==> flow/design.v <==
module surrounding(CLK,rst,EN,TRIG1,TRIG2,TRIG3,TRIG4,TRIG5,ECHO1,ECHO2,ECHO3,ECHO4,ECHO5,min,distance);
input CLK;                
input rst;                
input EN;                 
output reg [3:0] distance;
output reg TRIG1,TRIG2,TRIG3,TRIG4,TRIG5;          
input ECHO1,ECHO2,ECHO3,ECHO4,ECHO5;               
output reg [3:0] min;    
reg [24:0] count;
reg [24:0] count0,count1,count2,count3,count4,count5;
reg [24:0] countsg;
always @(posedge CLK)
begin
    if(rst)
    begin
        count<=0;
        TRIG1<=0;
        TRIG2<=0;
        TRIG3<=0;
        TRIG4<=0;
        TRIG5<=0;
    end
    else if(EN==1)
	 begin 
	     TRIG1<=0;
		  TRIG2<=0;
		  TRIG3<=0;
		  TRIG4<=0;
		  TRIG5<=0;
	 end
	 else if(EN==0)
	 begin
	     if(count==0|count==1)  
		  begin
		        TRIG1<=1;
		        TRIG2<=1;
		        TRIG3<=1;
		        TRIG4<=1;
		        TRIG5<=1;
				  count<=count+1;
		  end
		  else if(count==5000)         
		  begin 
		        TRIG1<=0;
		        TRIG2<=0;
		        TRIG3<=0;
		        TRIG4<=0;
		        TRIG5<=0;
		        count<=0;
		  end
		  else 
		  begin 
		        TRIG1<=0;
		        TRIG2<=0;
		        TRIG3<=0;
		        TRIG4<=0;
		        TRIG5<=0;
				  count<=count+1;
		  end
	  end
end
always @(posedge CLK)
if(rst)
begin
    count0<=0;
    count1<=0;
    count2<=0;
    count3<=0;
    count4<=0;
    count5<=0;
    min<=0;
    distance<=0;
end
else
begin
    if(count0==5000)
	 begin
	     count0<=0;
	     count1<=0;
		  count2<=0;
		  count3<=0;
		  count4<=0;
		  count5<=0;
		  min<=0;
    end	  
	 else
	 begin
		   count0<=count0+1;
	      if(ECHO1==1)
			begin 
				count1<=count1+1;
			end
			if(ECHO2==1)
			begin 
			count2<=count2+1;
			end
			if(ECHO3==1)
			begin 
			count3<=count3+1;
			end
			if(ECHO4==1)
			begin 
			count4<=count4+1;
			end
			if(ECHO5==1)
			begin 
				count5<=count5+1;
			end
	 end
	 if(ECHO1+ECHO2+ECHO3+ECHO4+ECHO5==4)
	 begin
	     if(count1>58&&count2>58&&count3>58&&count4>58&&count5>58)  
		  begin
		      min<=0;
				distance<=0;
        end
        else if(ECHO1==0)
        begin
            min<=1;
				distance<=count1*10/58;
        end
        else if(ECHO2==0)
        begin
            min<=2;
				distance<=count2*10/58;
        end
        else if(ECHO3==0)
        begin
            min<=3;
            distance<=count3*10/58;
		  end 
        else if(ECHO4==0)
        begin
            min<=4;
				distance<=count4*10/58;
        end
        else if(ECHO5==0)
        begin
            min<=5;
				distance<=count5*10/58;
        end			  
	 end
end
endmodule
module surrounding_driver(CLK,rst,CE20,EN,minsg,SG90);
input EN;                 
input [3:0] minsg;
output reg SG90;    
input CLK;                    
input rst;                    
input CE20;                   
reg [24:0] pwm;
reg [24:0] count;
always @(posedge CLK)
begin
	  if(rst) pwm<=0;
	  else if(CE20)
	  case(minsg)
		  0:begin pwm<=0; end
		  1:begin pwm<=40;  end
		  2:begin pwm<=60; end
		  3:begin pwm<=80; end
		  4:begin pwm<=100;end
		  5:begin pwm<=120; end
		  default: pwm<=0; 
	  endcase
end
always @(posedge CLK)
begin
     if(rst)
	  begin
	       count<=0;
	       SG90<=0;
	  end
     else if(count==1000)
	  begin
	       count<=0;
	  end
	  else if(count<pwm) 
	       begin 
			     SG90<=1;
				  count<=count+1;
			 end
	  else
	       begin
			     SG90<=0;
				  count<=count+1;
			 end
end
endmodule
module display_dis(clk,rst,distance,dig,seg);
input clk;
input rst;
input [3:0]distance;
output reg[3:0]dig;
output reg[6:0]seg;
reg[3:0]data1,data2;
reg[3:0]data;
reg q;
always@(posedge clk)
if(rst)
begin
data1<=0;data2<=0;
end
else
begin
data1<=distance%10;
data2<=distance/10;
end
always @(posedge clk)
if(rst)
begin
	q<=0;dig<=0;data<=0;
end
else
begin
	q<=q+1;
	case(q)
	1'd0 : begin dig<=4'b0001; data<=data1; end
	1'd1 : begin dig<=4'b0010; data<=data2; end
	endcase
end
always @(data)
begin 
	case(data)
   4'd0 : seg=7'b1111110;
   4'd1 : seg=7'b0110000;
   4'd2 : seg=7'b1101101;
   4'd3 : seg=7'b1111001;
   4'd4 : seg=7'b0110011;
   4'd5 : seg=7'b1011011;
   4'd6 : seg=7'b1011111;
   4'd7 : seg=7'b1110000;
   4'd8 : seg=7'b1111111;
   4'd9 : seg=7'b1111011;
   default : seg=7'b1111110;
   endcase
end
endmodule
module sur(
    input        CLK,
    input        rst,
    input        EN_sur,
    input        ECHO1,
    input        ECHO2,
    input        ECHO3,
    input        ECHO4,
    input        ECHO5,
    output       TRIG1,
    output       TRIG2,
    output       TRIG3,
    output       TRIG4,
    output       TRIG5,
    output       SG90,
    output [3:0] dig,
    output [6:0] seg,
    output [3:0] dis
);
wire [3:0] min;
wire [3:0] distance;
reg [24:0] count2;
reg        CLK2;
wire       CE20 = (count2 == 2000) && !CLK2;
always @(posedge CLK)
begin
    if (rst)
    begin
        count2 <= 0;
        CLK2   <= 0;
    end
    else if (count2 == 2000)
    begin
        count2 <= 0;
        CLK2   <= ~CLK2;
    end
    else
        count2 <= count2 + 1;
end
surrounding inst4(
    .CLK(CLK), .rst(rst), .EN(EN_sur),
    .TRIG1(TRIG1), .TRIG2(TRIG2), .TRIG3(TRIG3), .TRIG4(TRIG4), .TRIG5(TRIG5),
    .ECHO1(ECHO1), .ECHO2(ECHO2), .ECHO3(ECHO3), .ECHO4(ECHO4), .ECHO5(ECHO5),
    .min(min), .distance(distance)
);
surrounding_driver inst1(
    .CLK(CLK), .rst(rst), .CE20(CE20), .EN(EN_sur), .minsg(min), .SG90(SG90)
);
display_dis inst(
    .clk(CLK), .rst(rst), .distance(distance), .dig(dig), .seg(seg)
);
assign dis = distance;
endmodule
==> reports on sur <==
* Tool chain data of sur
Tool output for the design above before and after an edit, in the order of the flow.
Lines under "before" count in the file above, lines under "after" in the edited file.
"difference": "after" minus "before" as printed here. "rel. change": 100 x difference / "before".
The mark n/a stands for no value.
- Top :: sur
- Clock input :: CLK
- Standard-cell library :: sky130hd
- Timing corner :: tt_025C_1v80

* Edit of the RTL
The edit as a unified diff against the file above.
The edited RTL no longer does the same as the RTL above: the edit was made by script, with no optimisation intended.
#+begin_src diff
@@ -123,5 +123,5 @@
         begin
             min<=2;
-				distance<=count2*10/58;
+				distance<=count2*10-58;
         end
         else if(ECHO3==0)
#+end_src

* After elaboration
Counts by Yosys on the flattened word-level netlist (proc, flatten, opt, wreduce; memories kept). Print and check cells are left out. Cells with the same type and inputs are merged into one.
Yosys's memory passes give these memory sizes; they may raise the number of words (mostly to a power of two), join words into wider ones and drop unused or constant bits.
** Operators by class
- $add $sub $neg :: before 14, after 15, difference +1, rel. change +7.14%
- multipliers :: before 5, after 5, difference 0, rel. change 0.00%
- divide/modulo/power cells :: before 7, after 6, difference -1, rel. change -14.29%
- magnitude comparators :: before 6, after 6, difference 0, rel. change 0.00%
- eq/ne operators :: before 12, after 12, difference 0, rel. change 0.00%
- multiplexer cells :: before 22, after 22, difference 0, rel. change 0.00%
- bitwise operators :: before 3, after 3, difference 0, rel. change 0.00%
- reduce/logical cells :: before 12, after 12, difference 0, rel. change 0.00%
** Operators by type and width
- divider 32 x 6 -> 32 bit with constant B :: before 5, after 4, difference -1, rel. change -20.00%
- multiplier 25 x 3 -> 28 bit with constant B :: before 5, after 4, difference -1, rel. change -20.00%
- multiplier 25 x 3 -> 3 bit with constant B :: before 0, after 1, difference +1
- subtractor 4 bit with constant B :: before 0, after 1, difference +1
- 2-to-1 mux 4 bit :: before 15, after 15, difference 0, rel. change 0.00%
- adder 25 x 1 -> 25 bit with constant B :: before 9, after 9, difference 0, rel. change 0.00%
- greater-than comparator 25 x 6 -> 1 bit with constant B :: before 5, after 5, difference 0, rel. change 0.00%
- logical AND 1 bit :: before 5, after 5, difference 0, rel. change 0.00%
- OR reduction 2 bit :: before 4, after 4, difference 0, rel. change 0.00%
- adder 32 x 1 -> 32 bit :: before 3, after 3, difference 0, rel. change 0.00%
- == test 25 x 13 -> 1 bit with constant B :: before 2, after 2, difference 0, rel. change 0.00%
- == test 4 x 2 -> 1 bit with constant B :: before 2, after 2, difference 0, rel. change 0.00%
- == test 4 x 3 -> 1 bit with constant B :: before 2, after 2, difference 0, rel. change 0.00%
- 2-to-1 mux 1 bit :: before 2, after 2, difference 0, rel. change 0.00%
- 2-to-1 mux 25 bit :: before 2, after 2, difference 0, rel. change 0.00%
- inverter 1 bit :: before 2, after 2, difference 0, rel. change 0.00%
- parallel mux 4 bit (select 2 bit) :: before 2, after 2, difference 0, rel. change 0.00%
- adder 1 bit with constant B :: before 1, after 1, difference 0, rel. change 0.00%
- adder 1 x 1 -> 2 bit :: before 1, after 1, difference 0, rel. change 0.00%
- divider 4 x 4 -> 32 bit with constant B :: before 1, after 1, difference 0, rel. change 0.00%
- == test 25 x 1 -> 1 bit with constant B :: before 1, after 1, difference 0, rel. change 0.00%
- == test 25 x 10 -> 1 bit with constant B :: before 1, after 1, difference 0, rel. change 0.00%
- == test 25 x 11 -> 1 bit with constant B :: before 1, after 1, difference 0, rel. change 0.00%
- == test 32 x 3 -> 1 bit with constant B :: before 1, after 1, difference 0, rel. change 0.00%
- == test 4 x 1 -> 1 bit with constant B :: before 1, after 1, difference 0, rel. change 0.00%
- zero test 1 bit :: before 1, after 1, difference 0, rel. change 0.00%
- zero test 25 bit :: before 1, after 1, difference 0, rel. change 0.00%
- less-than comparator 25 bit :: before 1, after 1, difference 0, rel. change 0.00%
The list need not be complete.
** Bit counts
- register bits after elaboration :: before 274, after 274, difference 0, rel. change 0.00%
- ROM bits :: before 112, after 112, difference 0, rel. change 0.00%
- clocked read ports x word width :: before 7, after 7, difference 0, rel. change 0.00%
- memories kept :: before 1, after 1, difference 0, rel. change 0.00%
** Memories
- shape (words x width / read and write ports) :: before 16 x 7 bit 1R0W, after 16 x 7 bit 1R0W

* Longest topological paths
Depth = most cells in a row (Yosys ltp): at word level without a register or memory, in the mapped netlist without a sequential cell, where the memories' decode and read muxes count.
** Depth
- word-level depth :: before 9, after 9, difference 0, rel. change 0.00%
- ABC_AREA :: before 0, after 0
- depth in mapped cells :: before 71, after 71, difference 0, rel. change 0.00%

* Mapped cells and area
Source: synth_stat.txt of the flow (Yosys; design flattened, memories mapped). It holds for the ABC_AREA given above (unset counts as 0); a run with the other value may have another netlist.
** Mapped netlist
- cell count :: before 3396, after 3231, difference -165, rel. change -4.86%
- synthesis area (µm²) :: before 26445.4, after 24815.0, difference -1630.4, rel. change -6.17%
- flip-flop cells :: before 256, after 256, difference 0, rel. change 0.00%
- buffers :: before 137, after 139, difference +2, rel. change +1.46%
** Cells by type
- sky130_fd_sc_hd__ha_1 :: before 261, after 216, difference -45, rel. change -17.24%
- sky130_fd_sc_hd__o21ai_0 :: before 139, after 113, difference -26, rel. change -18.71%
- sky130_fd_sc_hd__a21oi_1 :: before 233, after 208, difference -25, rel. change -10.73%
- sky130_fd_sc_hd__xnor2_1 :: before 133, after 112, difference -21, rel. change -15.79%
- sky130_fd_sc_hd__o211ai_1 :: before 57, after 39, difference -18, rel. change -31.58%
- sky130_fd_sc_hd__clkbuf_1 :: before 67, after 84, difference +17, rel. change +25.37%
- sky130_fd_sc_hd__buf_4 :: before 23, after 8, difference -15, rel. change -65.22%
- sky130_fd_sc_hd__nand3_1 :: before 128, after 142, difference +14, rel. change +10.94%
- sky130_fd_sc_hd__o21a_1 :: before 35, after 21, difference -14, rel. change -40.00%
- sky130_fd_sc_hd__xor2_1 :: before 161, after 174, difference +13, rel. change +8.07%
- sky130_fd_sc_hd__and2_1 :: before 25, after 38, difference +13, rel. change +52.00%
- sky130_fd_sc_hd__and3_1 :: before 81, after 69, difference -12, rel. change -14.81%
- sky130_fd_sc_hd__a21o_1 :: before 64, after 52, difference -12, rel. change -18.75%
- sky130_fd_sc_hd__a211oi_1 :: before 58, after 46, difference -12, rel. change -20.69%
- sky130_fd_sc_hd__buf_2 :: before 21, after 31, difference +10, rel. change +47.62%
- sky130_fd_sc_hd__buf_6 :: before 13, after 3, difference -10, rel. change -76.92%
- sky130_fd_sc_hd__o21ai_1 :: before 33, after 42, difference +9, rel. change +27.27%
- sky130_fd_sc_hd__o31ai_1 :: before 20, after 11, difference -9, rel. change -45.00%
The list need not be complete.
The figures by module come from a second, unflattened synthesis with its own total; it is not the netlist above.
** Second synthesis, totals
- cell total of the unflattened synthesis :: before 3405, after 3174, difference -231, rel. change -6.78%
- area (unflattened synthesis) (µm²) :: before 26007.4, after 24280.8, difference -1726.6, rel. change -6.64%
Rows give one instance, submodules left out.
** By module, before
- surrounding :: times used 1, cells 3013, area 22576.7 µm², seq. area 3683.5 µm²
- surrounding_driver :: times used 1, cells 183, area 1586.5 µm², seq. area 620.6 µm²
- sur :: times used 1, cells 146, area 1228.7 µm², seq. area 520.5 µm²
- display_dis :: times used 1, cells 63, area 615.6 µm², seq. area 280.3 µm²
** By module, after
- surrounding :: times used 1, cells 2782, area 20850.0 µm², seq. area 3683.5 µm²
- surrounding_driver :: times used 1, cells 183, area 1586.5 µm², seq. area 620.6 µm²
- sur :: times used 1, cells 146, area 1228.7 µm², seq. area 520.5 µm²
- display_dis :: times used 1, cells 63, area 615.6 µm², seq. area 280.3 µm²

* Timing after synthesis
Path of least setup slack by OpenSTA after synthesis, without wires, with an ideal clock, recovery checks aside; 20% of the period is set as input and as output delay. Where synthesis merged equal registers, the netlist keeps one of their names.
** Path after synthesis
- path kind :: before input -> register, after input -> register
- start point :: before in ECHO4, after in ECHO3
- end point :: before reg inst4.distance[1], after reg inst4.distance[0]
- period (ns) :: before 25.0, after 25.0, difference 0.0, rel. change 0.00%
- input delay (ns) :: before 5.000, after 5.000, difference 0.000, rel. change 0.00%
- time at the first pin (ns) :: before 5.000, after 5.000, difference 0.000, rel. change 0.00%
- arrival time (ns) :: before 17.815, after 18.772, difference +0.957, rel. change +5.37%
- required time (ns) :: before 24.941, after 24.866, difference -0.075, rel. change -0.30%
- setup slack (ns) :: before 7.126, after 6.094, difference -1.032
- delay of the path (ns) :: before 12.874, after 13.906, difference +1.032, rel. change +8.02%
- stages on the path :: before 60, after 63, difference +3, rel. change +5.00%
- path buffers :: before 6, after 7, difference +1, rel. change +16.67%
- synthesis period reached (ns) :: before 17.874, after 18.906, difference +1.032, rel. change +5.77%
"delay of the path" = arrival - input delay + setup time.
"stages on the path" counts driving pins, that of a launching flip-flop among them; a cell with two outputs on the path counts twice.
"synthesis period reached" = period - worst setup slack (recovery checks aside). The figure is calculated, with input and output delays left at 20% of the set period.
The rows between start and end are the longest chain of elaborated cells between them; the timing report does not say that the signal goes this way. Where chains are equally long, one stands for them.
A line is the first line of the expression or statement that the cell stems from. Yosys adds cells for indexed reads and writes and turns some case tables into memories.
A register here has more assigning lines than the two given.
Between the ends, after synthesis, before:
- Path through :: sky130_fd_sc_hd__nand2_1 sky130_fd_sc_hd__or3_1 sky130_fd_sc_hd__a211oi_1 sky130_fd_sc_hd__a211oi_1 sky130_fd_sc_hd__o221ai_2 sky130_fd_sc_hd__o211ai_4 sky130_fd_sc_hd__nor2_1 sky130_fd_sc_hd__o21ai_0 sky130_fd_sc_hd__o41ai_2 sky130_fd_sc_hd__nand3_1 sky130_fd_sc_hd__and3_1 sky130_fd_sc_hd__buf_6 sky130_fd_sc_hd__a32o_1 sky130_fd_sc_hd__or3_4 sky130_fd_sc_hd__buf_6 sky130_fd_sc_hd__o211ai_2 sky130_fd_sc_hd__nor3_1 sky130_fd_sc_hd__a221o_1 [... 24 more ...] sky130_fd_sc_hd__mux2i_1 sky130_fd_sc_hd__o21ai_2 sky130_fd_sc_hd__a21oi_1 sky130_fd_sc_hd__o221ai_4 sky130_fd_sc_hd__mux2i_2 sky130_fd_sc_hd__and4_1 sky130_fd_sc_hd__o221a_4 sky130_fd_sc_hd__o2111ai_2 sky130_fd_sc_hd__a41oi_2 sky130_fd_sc_hd__buf_6 sky130_fd_sc_hd__mux2_1 sky130_fd_sc_hd__nor2_1 sky130_fd_sc_hd__or2_1 sky130_fd_sc_hd__a21oi_1 sky130_fd_sc_hd__a311oi_2 sky130_fd_sc_hd__inv_1 sky130_fd_sc_hd__o31ai_1 sky130_fd_sc_hd__a22o_1
- Elaborated cells on any way between the ends :: 10
- Classes of those cells :: 2 x add/sub; 2 x eq/ne; 5 x mux; 1 x reduce/logical
** RTL lines, path after synthesis, before
- from (decl) :: line 247 : input        ECHO4,
- to (assign) :: line 120 : distance<=count1*10/58;
- to (assign) :: line 125 : distance<=count2*10/58;
- to (decl) :: line 5 : output reg [3:0] distance;
before: No chain of elaborated cells between the ends is given.
Between the ends, after synthesis, after:
- Path through :: sky130_fd_sc_hd__inv_2 sky130_fd_sc_hd__clkbuf_1 sky130_fd_sc_hd__nor2_1 sky130_fd_sc_hd__nand2_1 sky130_fd_sc_hd__nor4_1 sky130_fd_sc_hd__a311oi_1 sky130_fd_sc_hd__a41oi_2 sky130_fd_sc_hd__nor2_1 sky130_fd_sc_hd__clkbuf_1 sky130_fd_sc_hd__mux2i_1 sky130_fd_sc_hd__a32o_2 sky130_fd_sc_hd__a211oi_2 sky130_fd_sc_hd__a21oi_1 sky130_fd_sc_hd__a22oi_1 sky130_fd_sc_hd__a211oi_4 sky130_fd_sc_hd__o31ai_2 sky130_fd_sc_hd__a31o_1 sky130_fd_sc_hd__or3_1 [... 27 more ...] sky130_fd_sc_hd__nor2_2 sky130_fd_sc_hd__o41a_1 sky130_fd_sc_hd__a32o_1 sky130_fd_sc_hd__o311ai_4 sky130_fd_sc_hd__nor3_1 sky130_fd_sc_hd__a21oi_1 sky130_fd_sc_hd__mux2i_4 sky130_fd_sc_hd__o211ai_2 sky130_fd_sc_hd__and2_1 sky130_fd_sc_hd__o41ai_1 sky130_fd_sc_hd__a221oi_1 sky130_fd_sc_hd__o21ai_2 sky130_fd_sc_hd__buf_6 sky130_fd_sc_hd__mux2_4 sky130_fd_sc_hd__a21oi_1 sky130_fd_sc_hd__a21oi_1 sky130_fd_sc_hd__o31ai_1 sky130_fd_sc_hd__o221ai_1
- Cells in the longest elaborated chain :: 5
- Elaborated cells on any way between the ends :: 10
- Classes of those cells :: 3 x add/sub; 2 x eq/ne; 4 x mux; 1 x reduce/logical
** RTL lines, path after synthesis, after
- from (decl) :: line 246 : input        ECHO3,
- adder 32 x 1 -> 32 bit x3 :: line 110 : if(ECHO1+ECHO2+ECHO3+ECHO4+ECHO5==4)
- == test 32 x 3 -> 1 bit :: line 110
- AND reduction 2 bit
- to (assign) :: line 120 : distance<=count1*10/58;
- to (assign) :: line 125 : distance<=count2*10-58;
- to (decl) :: line 5 : output reg [3:0] distance;

* Timing after layout
From the final timing report of the runs of pair 1: the path of least setup slack in the routed layout; clock arrival at registers is part of the times.
** Path post-layout
- path kind :: before input -> register, after input -> register
- start point :: before in ECHO3, after in ECHO3
- end point :: before reg inst4.distance[0], after reg inst4.distance[0]
- period (ns) :: before 22.1, after 22.1, difference 0.0, rel. change 0.00%
- input delay (ns) :: before 4.42, after 4.42, difference 0.00, rel. change 0.00%
- time at the first pin (ns) :: before 4.42, after 4.42, difference 0.00, rel. change 0.00%
- arrival time (ns) :: before 20.94, after 21.23, difference +0.29, rel. change +1.38%
- required time (ns) :: before 22.64, after 22.56, difference -0.08, rel. change -0.35%
- setup slack (ns) :: before 1.70, after 1.33, difference -0.37
- stages on the path :: before 55, after 57, difference +2, rel. change +3.64%
- path buffers :: before 1, after 1, difference 0, rel. change 0.00%
The rows between start and end are the longest chain of elaborated cells between them; the timing report does not say that the signal goes this way. Where chains are equally long, one stands for them.
A register here has more assigning lines than the two given.
Between the ends, post-layout, before:
- Path through :: sky130_fd_sc_hd__buf_2 sky130_fd_sc_hd__inv_1 sky130_fd_sc_hd__nor2_1 sky130_fd_sc_hd__nand2_1 sky130_fd_sc_hd__mux2_1 sky130_fd_sc_hd__o211ai_1 sky130_fd_sc_hd__o221ai_1 sky130_fd_sc_hd__o21ai_1 sky130_fd_sc_hd__o21a_1 sky130_fd_sc_hd__inv_1 sky130_fd_sc_hd__nand4_1 sky130_fd_sc_hd__and3_1 sky130_fd_sc_hd__a2111oi_0 sky130_fd_sc_hd__a2111oi_0 sky130_fd_sc_hd__o21ai_1 sky130_fd_sc_hd__a2111oi_1 sky130_fd_sc_hd__a211o_1 sky130_fd_sc_hd__o311a_1 [... 19 more ...] sky130_fd_sc_hd__or2_1 sky130_fd_sc_hd__mux2i_1 sky130_fd_sc_hd__o21ai_2 sky130_fd_sc_hd__a21oi_1 sky130_fd_sc_hd__o221ai_4 sky130_fd_sc_hd__mux2i_2 sky130_fd_sc_hd__a31oi_1 sky130_fd_sc_hd__o221a_4 sky130_fd_sc_hd__o21ai_1 sky130_fd_sc_hd__a41oi_2 sky130_fd_sc_hd__maj3_1 sky130_fd_sc_hd__mux2_4 sky130_fd_sc_hd__o31ai_4 sky130_fd_sc_hd__a21o_1 sky130_fd_sc_hd__o311ai_0 sky130_fd_sc_hd__a21oi_1 sky130_fd_sc_hd__a31oi_1 sky130_fd_sc_hd__o21ai_1
- Cells in the longest elaborated chain :: 5
- Elaborated cells on any way between the ends :: 10
- Classes of those cells :: 3 x add/sub; 2 x eq/ne; 4 x mux; 1 x reduce/logical
** RTL lines, path post-layout, before
- from (decl) :: line 246 : input        ECHO3,
- adder 32 x 1 -> 32 bit x3 :: line 110 : if(ECHO1+ECHO2+ECHO3+ECHO4+ECHO5==4)
- == test 32 x 3 -> 1 bit :: line 110
- AND reduction 2 bit
- to (assign) :: line 120 : distance<=count1*10/58;
- to (assign) :: line 125 : distance<=count2*10/58;
- to (decl) :: line 5 : output reg [3:0] distance;
Between the ends, post-layout, after:
- Path through :: sky130_fd_sc_hd__buf_2 sky130_fd_sc_hd__inv_2 sky130_fd_sc_hd__nor2_1 sky130_fd_sc_hd__nand2_1 sky130_fd_sc_hd__nor4_1 sky130_fd_sc_hd__a311oi_1 sky130_fd_sc_hd__a41oi_2 sky130_fd_sc_hd__o211ai_1 sky130_fd_sc_hd__nor3_1 sky130_fd_sc_hd__nor3_1 sky130_fd_sc_hd__a31oi_1 sky130_fd_sc_hd__xor2_1 sky130_fd_sc_hd__a21oi_1 sky130_fd_sc_hd__a22oi_1 sky130_fd_sc_hd__a21o_1 sky130_fd_sc_hd__a221oi_1 sky130_fd_sc_hd__a31o_1 sky130_fd_sc_hd__or3_1 [... 21 more ...] sky130_fd_sc_hd__or3_4 sky130_fd_sc_hd__nor2_2 sky130_fd_sc_hd__o41a_1 sky130_fd_sc_hd__a32o_1 sky130_fd_sc_hd__o311ai_4 sky130_fd_sc_hd__a2111oi_1 sky130_fd_sc_hd__nor2_1 sky130_fd_sc_hd__o311ai_2 sky130_fd_sc_hd__or3_1 sky130_fd_sc_hd__o311a_1 sky130_fd_sc_hd__o221a_2 sky130_fd_sc_hd__xnor2_2 sky130_fd_sc_hd__o21ai_2 sky130_fd_sc_hd__mux2i_1 sky130_fd_sc_hd__o311ai_2 sky130_fd_sc_hd__mux2i_1 sky130_fd_sc_hd__mux2i_1 sky130_fd_sc_hd__o221ai_1
- Cells in the longest elaborated chain :: 5
- Elaborated cells on any way between the ends :: 10
- Classes of those cells :: 3 x add/sub; 2 x eq/ne; 4 x mux; 1 x reduce/logical
** RTL lines, path post-layout, after
- from (decl) :: line 246 : input        ECHO3,
- adder 32 x 1 -> 32 bit x3 :: line 110 : if(ECHO1+ECHO2+ECHO3+ECHO4+ECHO5==4)
- == test 32 x 3 -> 1 bit :: line 110
- AND reduction 2 bit
- to (assign) :: line 120 : distance<=count1*10/58;
- to (assign) :: line 125 : distance<=count2*10-58;
- to (decl) :: line 5 : output reg [3:0] distance;

* Layout results
Both versions went through the flow (Yosys, OpenROAD) with the same settings in each pair. Constraints: input delay and output delay 20% of the set period each, output load 0.01 pF.
Flow settings, pair 1:
- CORE_UTILIZATION :: 40
- period_ns :: 22.1
- CAP_MARGIN :: 20
- CORE_MARGIN :: 2
- SLEW_MARGIN :: 20
** Results, pair 1
- cell area after synthesis (µm²) :: before 26445.4, after 24815.0, difference -1630.4, rel. change -6.17%
- area inside the die boundary (µm²) :: before 68186.3, after 64047.0, difference -4139.3, rel. change -6.07%
- standard-cell area after layout (µm²) :: before 28199.5, after 26735.6, difference -1463.9, rel. change -5.19%
- worst setup slack after layout (ns) :: before 1.696, after 1.326, difference -0.370
- worst hold slack in the final report (ns) :: before 0.471, after 0.461, difference -0.010
Flow settings, pair 2:
- ABC_AREA :: 0
- CORE_ASPECT_RATIO :: 1.5
- CORE_UTILIZATION :: 43
- GPL_ROUTABILITY_DRIVEN :: 1
- GPL_TIMING_DRIVEN :: 1
- MIN_ROUTING_LAYER :: met2
- PLACE_DENSITY :: 0.49
- SLEW_MARGIN :: 5
- period_ns :: 26.8
- CAP_MARGIN :: 20
- CORE_MARGIN :: 2
** Results, pair 2
- cell area after synthesis (µm²) :: before 26445.4, after 24815.0, difference -1630.4, rel. change -6.17%
- area inside the die boundary (µm²) :: before 63541.6, after 59687.2, difference -3854.4, rel. change -6.07%
- standard-cell area after layout (µm²) :: before 28053.2, after 26525.4, difference -1527.8, rel. change -5.45%
- worst setup slack after layout (ns) :: before 4.160, after 3.550, difference -0.610
- worst hold slack in the final report (ns) :: before 0.473, after 0.482, difference +0.009
